==> flow/design.v <==
`timescale 1ns / 1ps
module clock_div  #(
	parameter int COUNT_VAL = 1)(
    input logic clock,
    input logic reset,
    output logic div_clock,
    output logic tick
    );
logic [$clog2(COUNT_VAL):0] count;
localparam COUNT_VAL_n = COUNT_VAL / 2;
assign tick = (count == COUNT_VAL_n - 1) && (div_clock == 1'b0);
always_ff @(posedge clock or posedge reset)
    begin
        if(reset) begin
           count <= 'b0;
           div_clock <= 'b0;
         end
         else if (count == COUNT_VAL_n -1) begin
           count <= 'b0;
           div_clock <= ~div_clock;
         end
         else begin
           count <= count +1;
           div_clock <= div_clock; 
         end
    end
endmodule
`timescale 1ns / 1ps
module vga_controller #( 
    parameter h_actv_pixel = 640,
    parameter h_sync_pulse = 96,
    parameter h_back_porch = 48,
    parameter h_front_porch = 16,
    parameter h_sync_pol = 0,
    parameter v_actv_pixel = 480,
    parameter v_sync_pulse = 2,
    parameter v_back_porch = 33,
    parameter v_front_porch = 10,
    parameter v_sync_pol = 0    
)(
    input logic clk,    
    input logic ce,     
    input logic reset,  
    output logic h_sync,  
    output logic v_sync,  
    output logic [11:0] h_counter_out,  
    output logic [11:0] v_counter_out,  
    output logic disp_enable   
    );
    localparam v_tot_pixel = v_sync_pulse + v_back_porch + v_actv_pixel + v_front_porch;
    localparam h_tot_pixel = h_sync_pulse + h_back_porch + h_actv_pixel + h_front_porch;
    localparam beg_of_v_sync = v_actv_pixel + v_front_porch ;
    localparam end_of_v_sync = v_sync_pulse + v_actv_pixel + v_front_porch -1 ;
    localparam beg_of_h_sync = h_actv_pixel + h_front_porch ;
    localparam end_of_h_sync = h_sync_pulse + h_actv_pixel + h_front_porch -1 ;
    logic [11:0]  v_counter;
    logic [11:0]  h_counter;
    always_ff @(posedge clk or  posedge reset )begin
        if (reset)begin     
            v_counter <= 0;  
            h_counter <= 0;
            h_sync <= ~h_sync_pol;
            v_sync <= ~v_sync_pol;
            h_counter_out <= 0;
            v_counter_out <= 0;
        end
        else if (ce) begin
            h_counter_out <= h_counter;
            v_counter_out <= v_counter;
            if (h_counter < (h_tot_pixel-1))begin
                h_counter <= h_counter + 1 ;
            end
            else begin
                h_counter <= 0;
                if (v_counter < (v_tot_pixel -1))
                    v_counter <= v_counter + 1 ;
                else 
                    v_counter <= 0;
            end
            if(h_counter >= beg_of_h_sync && h_counter <= end_of_h_sync)begin
                h_sync <= h_sync_pol; 
            end           
            else begin
                h_sync <= ~h_sync_pol;
            end
            if (v_counter >= beg_of_v_sync && v_counter <= end_of_v_sync)
                v_sync <= v_sync_pol;
            else
                v_sync <= ~v_sync_pol;
        end
    end 
    always_ff @(posedge clk or  posedge reset)begin
        if(reset)begin
            disp_enable <= 0;
        end
        else if (ce) begin
            if ((v_counter <= v_actv_pixel-1) & (h_counter <= h_actv_pixel-1) )
                disp_enable <= 1;
            else 
                disp_enable <= 0; 
            end
    end
endmodule
`timescale 1ns / 1ps
module line_drawer(
    input logic [11:0] nx0,ny0,nx1,ny1,
    input logic  disp_en,
    input logic [11:0] v_cntr,
    input logic [11:0] h_cntr,
    input logic clk,
    input logic ce,
    input logic rst, 
    input logic Vsync,
    output logic [11:0] y, x
    );
    logic [11:0] x0;
    logic [11:0] y0;
    logic [11:0] x1;
    logic [11:0] y1;
    logic [11:0] n,w;
    logic [11:0] w0,n0,w1,n1;
    localparam logic [1:0] set_drawer = 2'd0;
    localparam logic [1:0] loop_drawer = 2'd1;
    localparam logic [1:0] low_high = 2'd2;
    localparam logic [1:0] reset_state = 2'd3;
    logic [1:0] drw_s;  
    logic [11:0] dw,dn;
    int  D;
    localparam int offset_D = 32'hffff;
    logic [11:0] w_cntr;
    logic low_or_high;   
    logic n_dir ; 
    always_ff @(posedge clk or posedge rst)begin
            if(rst)begin
                x0 <= 12'd2;
                y0 <= 12'd7;
                x1 <= 12'd9;
                y1 <= 12'd2;
                w0 <= 'd0;
                n0 <= 'd0;
                w1 <= 'd0;
                n1 <= 'd0;
                n <= 'd0;
                w <= 'd0;
                dw <= 'd0;
                dn <= 'd0;
                D <= 0;
                n_dir <= 1'b0;
                low_or_high <= 1'b0;
                x <= 12'hfff;
                y <= 12'hfff;
                w_cntr <= 'd0;
                drw_s <= low_high;
            end 
            else if (ce) begin
                case(drw_s) 
                    low_high:begin
                                if(x0 >  x1 && y0 > y1 )begin
                                    if((x0 - x1) > (y0 - y1))begin
                                        low_or_high <= 1'b1 ;
                                    end
                                    else begin
                                        low_or_high <= 1'b0 ;
                                    end
                                end
                                else if(x0 >  x1 && y0 < y1 )begin
                                    if((x0 - x1) > (y1 - y0))begin
                                        low_or_high <= 1'b1 ;
                                    end
                                    else begin
                                        low_or_high <= 1'b0 ;
                                    end
                                end
                                else if(x0 <  x1 && y0 > y1 )begin
                                    if((x1 - x0) > (y0 - y1))begin
                                        low_or_high <= 1'b1 ;
                                    end
                                    else begin
                                        low_or_high <= 1'b0 ;
                                    end
                                end
                                else if(x0 <  x1 && y0 < y1 )begin
                                    if((x1 - x0) > (y1 - y0))begin
                                        low_or_high <= 1'b1 ;
                                    end
                                    else begin
                                        low_or_high <= 1'b0 ;
                                    end
                                end 
                                drw_s <= set_drawer;                                                                                            
                            end
                    set_drawer:begin
                                    if(low_or_high == 1'b1)begin  
                                        if(x0 > x1)begin 
                                            {w0, n0, w1, n1} <= {x1,y1,x0,y0}; 
                                            dw <= x0 - x1;
                                            if(y0 > y1) begin
                                                dn <= y0 - y1;
                                                D <= 2*(y0 - y1) - (x0 - x1) + offset_D; 
                                                n_dir <= 1'b0;  
                                            end
                                            else begin
                                                dn <= y1 - y0;
                                                D <= 2*(y1 - y0) - (x0 - x1) + offset_D; 
                                                n_dir <= 1'b0;  
                                            end
                                            n <= y1;
                                            w <= x1; 
                                            w_cntr <= 'd0;
                                            drw_s <= loop_drawer;
                                        end
                                        else begin
                                            {w0, n0, w1, n1} <= {x0,y0,x1,y1}; 
                                            dw <= x1 - x0;
                                            if(y1 > y0) begin
                                                dn <= y1 - y0;
                                                D <= 2*(y1 - y0) - (x1 - x0) + offset_D;
                                                n_dir <= 1'b1;  
                                            end
                                            else begin
                                                dn <= y0 - y1;
                                                D <= 2*(y0 - y1) - (x1 - x0) + offset_D;
                                                n_dir <= 1'b0;  
                                            end
                                            n <= y0;
                                            w <= x0; 
                                            w_cntr <= 'd0;
                                            drw_s <= loop_drawer;
                                        end
                                    end
                                    else begin     
                                        if(y0 > y1)begin 
                                           {w0, n0, w1, n1} <= {y1,x1,y0,x0}; 
                                           dw <= y0 - y1; 
                                           if(x0 > x1) begin
                                               dn <= x0 - x1;
                                               n_dir <= 1'b0;  
                                               D <= 2*(x0 - x1) - (y0 - y1) + offset_D;
                                           end
                                           else begin
                                               dn <= x1 - x0;
                                               n_dir <= 1'b1;  
                                               D <= 2*(x1 - x0) - (y0 - y1) + offset_D;
                                           end
                                           n <= x0;
                                           w <= y1; 
                                           w_cntr <= 'd0;
                                           drw_s <= loop_drawer;
                                        end
                                        else begin  
                                            {w0, n0, w1, n1} <= {y0,x0,y1,x1}; 
                                            dw <= y1 - y0;
                                            if(x0 > x1) begin
                                              dn <= x0 - x1;
                                              n_dir <= 1'b0;  
                                              D <= 2*(x0 - x1) - (y1 - y0) + offset_D;
                                            end
                                            else begin
                                              dn <= x1 - x0;
                                              n_dir <= 1'b1;  
                                              D <= 2*(x1 - x0) - (y1 - y0) + offset_D;
                                            end
                                            n <= x0;
                                            w <= y0; 
                                            w_cntr <= 'd0;
                                            drw_s <= loop_drawer;
                                        end
                                    end
                                end
                    loop_drawer:begin
                                    if(low_or_high == 1'b1)
                                        {x,y} <= {w,n};
                                    else
                                        {x,y} <= {n,w};
                                    if(  (low_or_high == 1'b1) && (h_cntr +1 == w0 + w_cntr) ||    ((low_or_high == 1'b0) && (v_cntr == w0 + w_cntr && h_cntr > n ) ))begin  
                                        w_cntr <= w_cntr + 1;  
                                        w <= w + 1;
                                        if( D > (12'd0 + offset_D) )begin   
                                            if(n_dir == 1'b0)begin 
                                                n <= n - 1;
                                            end
                                            if(n_dir == 1'b1)begin 
                                                n <= n + 1; 
                                            end
                                            D <= D - 2*dw  + 2*dn;
                                        end
                                        else begin
                                        D <= D + 2*dn;
                                        end
                                    end 
                                    if(((low_or_high == 1'b1) && (w_cntr + w0 == w1)) ||    ((low_or_high == 1'b0) && (w_cntr + w0 == w1+1))) begin  
                                        w_cntr <= 'd0; 
                                        n <= n0;
                                        w <= w0;
                                        drw_s <= set_drawer;   
                                    end
                                end
                endcase        
                if(x0 != nx0 || y0 != ny0 || x1 != nx1 || y1 != ny1)begin
                    {x0, y0, x1, y1} <= {nx0, ny0, nx1, ny1};
                    drw_s <= low_high;
                end
            end
        end
endmodule
`timescale 1ns / 1ps
module drawing_line_top(
    input logic clk,
    input logic rst,
    output logic Hsync,
    output logic Vsync,
    output logic [3:0] vgaRed,
    output logic [3:0] vgaGreen,
    output logic [3:0] vgaBlue,
    input logic [11:0] x0,y0,x1,y1,
    output logic disp_en,
    output logic vga_clk,
    output logic [11:0] v_cntr, h_cntr
    );
    logic  vga_clk_buff;
    logic  vga_ce;
    clock_div#(4) vga_clk_mod(.clock(clk), .reset(rst), .div_clock(vga_clk_buff), .tick(vga_ce) ); 
    logic [11:0] v_cntr_buff, h_cntr_buff;
    logic Hsync_buff, Vsync_buff, disp_en_buff;   
    vga_controller#(
         .h_actv_pixel(50), 
         .h_sync_pulse(2),
         .h_back_porch(1),
         .h_front_porch(3),
         .h_sync_pol(0),
         .v_actv_pixel(60),
         .v_sync_pulse(1),
         .v_back_porch(1),
         .v_front_porch(1),
         .v_sync_pol(0)
    ) vgatxt(.clk(clk), .ce(vga_ce), .reset(rst), .h_sync(Hsync_buff), .v_sync(Vsync_buff), .h_counter_out(h_cntr_buff), .v_counter_out(v_cntr_buff), .disp_enable(disp_en_buff));
    logic [11:0] pix_y,pix_x;  
    line_drawer drw1(.nx0(x0), .nx1(x1),.disp_en(disp_en_buff), .rst(rst), .Vsync(Vsync_buff), .ny0(y0), .ny1(y1), .v_cntr(v_cntr_buff), .h_cntr(h_cntr_buff), .clk(clk), .ce(vga_ce), .y(pix_y), .x(pix_x)); 
    logic [3:0] red_r, green_r, blue_r;  
    assign {vgaRed, vgaGreen, vgaBlue} = {red_r, green_r, blue_r}; 
    always_ff @(posedge clk or posedge rst)begin
        if (rst) begin
            {red_r, green_r, blue_r} <= {4'b0 ,4'b0 , 4'b0};
        end
        else if (vga_ce) begin
            if (( (h_cntr_buff == pix_x && v_cntr_buff == pix_y ))&& disp_en_buff == 1'b1 )begin
                {red_r, green_r, blue_r} <= {4'hf,4'b0,4'b0};
            end  
            else if (disp_en_buff == 1'b1) begin
                {red_r, green_r, blue_r} <= {4'b1111,4'b1111,4'b1111};
            end
            else begin
                {red_r, green_r, blue_r} <= {4'b0 ,4'b0 , 4'b0}; 
            end
        end
    end
    assign vga_clk = vga_clk_buff;
    always_ff @(posedge clk or posedge rst)begin
        if (rst) begin
            v_cntr <= 12'd0;
            h_cntr <= 12'd0;
            Vsync <= 1'b1;
            Hsync <= 1'b1;
            disp_en <= 1'b0;
        end
        else if (vga_ce) begin
            v_cntr <= v_cntr_buff;
            h_cntr <= h_cntr_buff;
            Vsync <= Vsync_buff;
            Hsync <= Hsync_buff;
            disp_en <= disp_en_buff;
        end
    end
endmodule
Lab notebook: drawing_line_top

======== From RTL to reports: drawing_line_top ========
Module drawing_line_top before and after one edit of its RTL, step after step.
Lines under "before" count in the file above, lines under "after" in the edited file.
"difference": "after" minus "before" as printed here.
Library cell names are shortened.
The mark - stands for no value.
design
  design top .............................. drawing_line_top
  clock port .............................. clk
  cell library ............................ sky130hd
  corner .................................. tt_025C_1v80

======== Edit of the RTL ========
Unified diff, file above to edited file.
The edited RTL no longer does the same as the RTL above: the edit was made by script, with no optimisation intended.
begin of diff
@@ -323,4 +323,7 @@
     logic [11:0] v_cntr_buff, h_cntr_buff;
     logic Hsync_buff, Vsync_buff, disp_en_buff;   
+    wire [11:0] h_cntr_buff_0, h_cntr_buff_1;
+    wire Vsync_buff_0, Vsync_buff_1;
+    wire disp_en_buff_0, disp_en_buff_1;
     vga_controller#(
          .h_actv_pixel(50), 
@@ -334,5 +337,11 @@
          .v_front_porch(1),
          .v_sync_pol(0)
-    ) vgatxt(.clk(clk), .ce(vga_ce), .reset(rst), .h_sync(Hsync_buff), .v_sync(Vsync_buff), .h_counter_out(h_cntr_buff), .v_counter_out(v_cntr_buff), .disp_enable(disp_en_buff));
+    ) vgatxt(.clk(clk), .ce(vga_ce), .reset(rst), .h_sync(Hsync_buff), .v_sync(Vsync_buff_0), .h_counter_out(h_cntr_buff_0), .v_counter_out(v_cntr_buff), .disp_enable(disp_en_buff_0));
+    vga_controller#( .h_actv_pixel(50), .h_sync_pulse(2), .h_back_porch(1), .h_front_porch(3), .h_sync_pol(0), .v_actv_pixel(60), .v_sync_pulse(1), .v_back_porch(1), .v_front_porch(1), .v_sync_pol(0) ) vgatxt_2 (
+        .clk(clk), .ce(~vga_ce), .reset(rst), .v_sync(Vsync_buff_1), .h_counter_out(h_cntr_buff_1),
+        .disp_enable(disp_en_buff_1));
+    assign h_cntr_buff = h_cntr_buff_0 ^ h_cntr_buff_1;
+    assign Vsync_buff = Vsync_buff_0 ^ Vsync_buff_1;
+    assign disp_en_buff = disp_en_buff_0 ^ disp_en_buff_1;
     logic [11:0] pix_y,pix_x;  
     line_drawer drw1(.nx0(x0), .nx1(x1),.disp_en(disp_en_buff), .rst(rst), .Vsync(Vsync_buff), .ny0(y0), .ny1(y1), .v_cntr(v_cntr_buff), .h_cntr(h_cntr_buff), .clk(clk), .ce(vga_ce), .y(pix_y), .x(pix_x)); 
end of diff

======== After elaboration ========
Source: Yosys, flattened and elaborated, memories not mapped. Widths are those after wreduce. Registers that Yosys merges into a memory's read port (data or address) are not register bits. Print and check cells do not count.
storage and ports
  element                     before  after  difference
  register bits               294     332    +38
  input port bits             50      50     0
  output and inout port bits  40      40     0
  word-level cells            207     232    +25
operators by class
  element                           before  after  difference
  $add $sub $neg                    38      40     +2
  $lt $le $gt $ge                   19      25     +6
  equal/unequal tests               17      17     0
  mux-type cells                    63      67     +4
  bitwise logic cells               4       10     +6
  reductions and logical operators  32      34     +2
operator list
  cell                                                                 before  after  difference
  <= comparator 12 x 6 -> 1 bit (second input constant)                4       7      +3
  two-way mux 12 bit                                                   28      30     +2
  two-way mux 1 bit                                                    15      17     +2
  adder 12 x 1 -> 12 bit (second input constant)                       5       7      +2
  inverter 1 bit                                                       3       5      +2
  < comparator 12 x 6 -> 1 bit (second input constant)                 2       4      +2
  XOR 1 bit                                                            0       2      +2
  logical AND 1 bit                                                    14      15     +1
  AND reduction 2 bit                                                  4       5      +1
  greater-or-equal comparator 12 x 6 -> 1 bit (second input constant)  2       3      +1
  bitwise AND 1 bit                                                    1       2      +1
  XOR 12 bit                                                           0       1      +1
  two-way mux 32 bit                                                   9       9      0
  adder 32 x 16 -> 32 bit (second input constant)                      8       8      0
  > comparator 12 bit                                                  8       8      0
  subtractor 32 bit                                                    8       8      0
  logical OR 1 bit                                                     5       5      0
  equality test 12 bit                                                 4       4      0
  != test 12 bit                                                       4       4      0
  AND reduction 3 bit                                                  4       4      0
  subtractor 12 bit                                                    4       4      0
  subtractor 12 x 12 -> 13 bit                                         4       4      0
  two-way mux 4 bit                                                    3       3      0
  != test 3 x 1 -> 1 bit (second input constant)                       3       3      0
  parallel mux 12 bit (select 2 bit)                                   3       3      0
  adder 12 x 1 -> 13 bit (second input constant)                       2       2      0
  adder 32 x 13 -> 32 bit                                              2       2      0
  equality test 32 bit                                                 2       2      0
The list need not be complete.

======== Longest topological paths ========
Depth = most cells in a row (Yosys ltp): at word level without a register or memory, in the mapped netlist without a sequential cell, where the memories' decode and read muxes count.
depth
  element                       before  after  difference
  depth after elaboration       8       8      0
  ABC_AREA                      0       0      -
  mapped depth                  25      24     -1
  mapped depth without buffers  24      23     -1

======== Mapped cells and area ========
Yosys stat after the flow's synthesis: flattened, memories mapped to cells. It holds for the ABC_AREA given above (unset counts as 0); a run with the other value may have another netlist.
mapped netlist
  element                  before   after    difference
  cell count               3915     4028     +113
  chip area (Yosys) (µm²)  30867.1  32306.0  +1438.9
  mapped flip-flops        289      326      +37
cell types
  cell type  before  after  difference
  o21ai_0    328     391    +63
  clkbuf_1   159     118    -41
  dfrtp_1    253     289    +36
  nand2_1    556     590    +34
  a211oi_1   60      38     -22
  a21oi_1    264     243    -21
  nand3_1    77      56     -21
  inv_1      229     246    +17
  xnor2_1    215     232    +17
  buf_1      13      27     +14
  nor3_1     63      75     +12
  xor2_1     114     103    -11
  o21ai_1    4       14     +10
  o221ai_1   1       11     +10
  a211o_1    16      7      -9
  buf_2      14      23     +9
  a31oi_1    38      46     +8
  nor2b_1    41      34     -7
The list need not be complete.
The figures by module come from a second, unflattened synthesis with its own total; it is not the netlist above.
second synthesis, totals
  element                                        before   after    difference
  cell total of the unflattened synthesis        3488     3724     +236
  area total of the unflattened synthesis (µm²)  29126.7  31597.8  +2471.1
Rows give one instance, submodules left out.
by module, before
  module                    instances  cells  area (µm²)  seq. area (µm²)
  line_drawer               1          3168   25260.5     5170.0
  vga_controller            1          198    2290.9      1278.7
  drawing_line_top          1          109    1413.9      728.2
  clock_div #(COUNT_VAL=4)  1          13     161.4       100.1
by module, after
  module                    instances  cells  area (µm²)  seq. area (µm²)
  line_drawer               1          3168   25260.5     5170.0
  vga_controller            2          198    2290.9      1278.7
  drawing_line_top          1          147    1594.0      703.2
  clock_div #(COUNT_VAL=4)  1          13     161.4       100.1

======== Path before layout ========
Source: OpenSTA report_checks on the synthesized netlist (no wires, ideal clock, input and output delay 20% of the period each), path of least setup slack; recovery checks are left aside. Register names are those of the netlist, which keeps one name where synthesis merged equal registers.
timing path post-synthesis
  element                        before                  after                   difference
  path type                      flip-flop to flip-flop  flip-flop to flip-flop  -
  from                           register drw1.y1[1]     register drw1.y1[1]     -
  to                             register drw1.D[16]     register drw1.D[16]     -
  clock period (ns)              10.0                    10.0                    0.0
  setup time (ns)                0.086                   0.064                   -0.022
  data arrival time (ns)         4.712                   4.959                   +0.247
  data required time (ns)        9.914                   9.936                   +0.022
  slack (ns)                     5.202                   4.977                   -0.225
  path delay (ns)                4.798                   5.023                   +0.225
  stages                         21                      24                      +3
  path buffers                   0                       0                       0
  synthesis period reached (ns)  4.798                   5.023                   +0.225
"path delay" = arrival - input delay + setup time.
"stages" counts driving pins, that of a launching flip-flop among them; a cell with two outputs on the path counts twice.
"synthesis period reached" is the clock period less the worst setup slack; recovery checks do not enter. This is arithmetic on one report: input and output delays are still those of the set period (20% each).
Between the ends stands the longest chain of elaborated cells between them, by number of cells; it is not shown to be the way that was timed. Of several equally long chains one is given.
Each line given opens the expression or statement behind the cell; cells for indexed reads and writes are added by Yosys, which also makes memories of some case tables.
At most two assigning lines are given for a register; there are more.
on the way, post-synthesis, before
  cell sequence ........................... dfstp_2 inv_1 ha_1 nor2b_1 o21ai_0 nand2_1 a21o_1 a21oi_1 xor2_1 ha_1 ha_1 or2_2 a21oi_1 a211oi_1 or3_1 a221oi_1 xnor2_1 a21oi_1 o21ai_0 o211ai_1 a32oi_1
  length of the longest elaborated chain .. 7
  elaborated cells between the ends (all ways) .. 28
  those cells by class .................... add/sub (18); compare (2); mux (8)
ends and longest elaborated chain, post-synthesis, before
  element                             RTL line  text
  start: declaration                  119       logic [11:0] y1;
  start: assignment                   138       y1 <= 12'd2;
  subtractor 12 x 12 -> 13 bit        261       D <= 2*(x1 - x0) - (y1 - y0) + offset_D;
  subtractor 32 bit                   261
  adder 32 x 16 -> 32 bit             261
  two-way mux 32 bit                  253       if(x0 > x1) begin
  two-way mux 32 bit                  232       if(y0 > y1)begin
  two-way mux 32 bit                  193       if(low_or_high == 1'b1)begin
  parallel mux 32 bit (select 2 bit)  156       case(drw_s)
  end: assignment                     199       D <= 2*(y0 - y1) - (x0 - x1) + offset_D;
  end: assignment                     204       D <= 2*(y1 - y0) - (x0 - x1) + offset_D;
  end: declaration                    128       int  D;
on the way, post-synthesis, after
  cell sequence ........................... dfstp_2 inv_1 ha_1 nor2b_1 o21ai_0 a21boi_0 o21ai_0 nand2b_1 a21o_1 a21oi_1 xnor2_1 ha_1 ha_1 and3_1 a221o_1 o41ai_1 o21ai_0 o21ai_0 xnor2_1 nand2_1 o211ai_1 o211ai_1 a31oi_1 a21o_1
  length of the longest elaborated chain .. 7
  elaborated cells between the ends (all ways) .. 28
  those cells by class .................... add/sub (18); compare (2); mux (8)
ends and longest elaborated chain, post-synthesis, after
  element                             RTL line  text
  start: declaration                  119       logic [11:0] y1;
  start: assignment                   138       y1 <= 12'd2;
  subtractor 12 x 12 -> 13 bit        261       D <= 2*(x1 - x0) - (y1 - y0) + offset_D;
  subtractor 32 bit                   261
  adder 32 x 16 -> 32 bit             261
  two-way mux 32 bit                  253       if(x0 > x1) begin
  two-way mux 32 bit                  232       if(y0 > y1)begin
  two-way mux 32 bit                  193       if(low_or_high == 1'b1)begin
  parallel mux 32 bit (select 2 bit)  156       case(drw_s)
  end: assignment                     199       D <= 2*(y0 - y1) - (x0 - x1) + offset_D;
  end: assignment                     204       D <= 2*(y1 - y0) - (x0 - x1) + offset_D;
  end: declaration                    128       int  D;

======== Timing after layout ========
From the final timing report of each run of set A: the path of least setup slack in the routed layout; clock arrival at registers is part of the times.
timing path post-layout
  element                  before                  after                   difference
  path type                flip-flop to flip-flop  flip-flop to flip-flop  -
  from                     register drw1.y0[0]     register drw1.x1[0]     -
  to                       register drw1.D[14]     register drw1.D[14]     -
  clock period (ns)        6.11                    6.11                    0.00
  setup time (ns)          0.17                    0.12                    -0.05
  data arrival time (ns)   5.92                    6.27                    +0.35
  data required time (ns)  6.50                    6.59                    +0.09
  slack (ns)               0.57                    0.31                    -0.26
  stages                   22                      22                      0
  path buffers             0                       0                       0
Between the ends stands the longest chain of elaborated cells between them, by number of cells; it is not shown to be the way that was timed. Of several equally long chains one is given.
At most two assigning lines are given for a register; there are more.
on the way, post-layout, before
  cell sequence ........................... dfstp_2 inv_1 ha_1 inv_1 fa_1 a21o_1 a21oi_1 xnor2_1 inv_1 ha_1 ha_1 a21o_1 a211oi_1 nor2_1 o41a_1 nand4_1 nand3_1 o22ai_1 xnor2_1 a211oi_1 o21ai_0 a32oi_1
  length of the longest elaborated chain .. 7
  elaborated cells between the ends (all ways) .. 28
  those cells by class .................... add/sub (18); compare (2); mux (8)
ends and longest elaborated chain, post-layout, before
  element                             RTL line  text
  start: declaration                  117       logic [11:0] y0;
  start: assignment                   136       y0 <= 12'd7;
  subtractor 12 x 12 -> 13 bit        261       D <= 2*(x1 - x0) - (y1 - y0) + offset_D;
  subtractor 32 bit                   261
  adder 32 x 16 -> 32 bit             261
  two-way mux 32 bit                  253       if(x0 > x1) begin
  two-way mux 32 bit                  232       if(y0 > y1)begin
  two-way mux 32 bit                  193       if(low_or_high == 1'b1)begin
  parallel mux 32 bit (select 2 bit)  156       case(drw_s)
  end: assignment                     199       D <= 2*(y0 - y1) - (x0 - x1) + offset_D;
  end: assignment                     204       D <= 2*(y1 - y0) - (x0 - x1) + offset_D;
  end: declaration                    128       int  D;
on the way, post-layout, after
  cell sequence ........................... dfstp_2 inv_1 ha_1 inv_1 fa_1 a21o_1 a211oi_1 o21ai_0 a31o_2 a21oi_1 xnor2_1 xnor2_1 ha_1 nand2_1 or4b_2 a21boi_0 or2_2 a21oi_1 xnor2_1 o21ai_0 o311ai_0 o31ai_1
  length of the longest elaborated chain .. 7
  elaborated cells between the ends (all ways) .. 27
  those cells by class .................... add/sub (18); compare (1); mux (8)
ends and longest elaborated chain, post-layout, after
  element                             RTL line  text
  start: declaration                  118       logic [11:0] x1;
  start: assignment                   137       x1 <= 12'd9;
  subtractor 12 x 12 -> 13 bit        261       D <= 2*(x1 - x0) - (y1 - y0) + offset_D;
  subtractor 32 bit                   261
  adder 32 x 16 -> 32 bit             261
  two-way mux 32 bit                  253       if(x0 > x1) begin
  two-way mux 32 bit                  232       if(y0 > y1)begin
  two-way mux 32 bit                  193       if(low_or_high == 1'b1)begin
  parallel mux 32 bit (select 2 bit)  156       case(drw_s)
  end: assignment                     199       D <= 2*(y0 - y1) - (x0 - x1) + offset_D;
  end: assignment                     204       D <= 2*(y1 - y0) - (x0 - x1) + offset_D;
  end: declaration                    128       int  D;

======== Measured runs ========
Both versions went through the flow (Yosys, OpenROAD) with the same settings in each pair. Constraints: input delay and output delay 20% of the set period each, output load 0.01 pF.
settings, set A
  CORE_UTILIZATION ........................ 40
  period_ns ............................... 6.11
  CAP_MARGIN .............................. 20
  CORE_MARGIN ............................. 2
  SLEW_MARGIN ............................. 20
results, set A
  element                                 before   after    difference
  synthesis area (µm²)                    30867.1  32306.0  +1438.9
  die footprint (µm²)                     79405.6  83053.5  +3647.9
  standard-cell area after routing (µm²)  34124.0  36004.5  +1880.5
  smallest setup slack (ns)               0.572    0.315    -0.257
  final setup TNS (ns)                    0.000    0.000    0.000
  final worst hold slack (ns)             0.461    0.462    +0.001
  period achieved (ns)                    5.538    5.795    +0.257
settings, set B
  CAP_MARGIN .............................. 10
  CORE_MARGIN ............................. 2
  CORE_UTILIZATION ........................ 27
  CTS_CLUSTER_DIAMETER .................... 397
  MIN_ROUTING_LAYER ....................... met1
  PLACE_DENSITY_LB_ADDON .................. 0.26
  SETUP_SLACK_MARGIN ...................... -0.64
  TNS_END_PERCENT ......................... 75
  period_ns ............................... 8.38
  SLEW_MARGIN ............................. 20
results, set B
  element                                 before    after     difference
  synthesis area (µm²)                    30867.1   32306.0   +1438.9
  die footprint (µm²)                     117043.0  122434.0  +5391.0
  standard-cell area after routing (µm²)  34654.5   36434.9   +1780.4
  smallest setup slack (ns)               2.636     2.196     -0.440
  final setup TNS (ns)                    0.000     0.000     0.000
  final worst hold slack (ns)             0.462     0.456     -0.006
  period achieved (ns)                    5.744     6.184     +0.440
"period achieved" = clock period - worst setup slack. The figure is calculated, with input and output delays left at 20% of the set period.
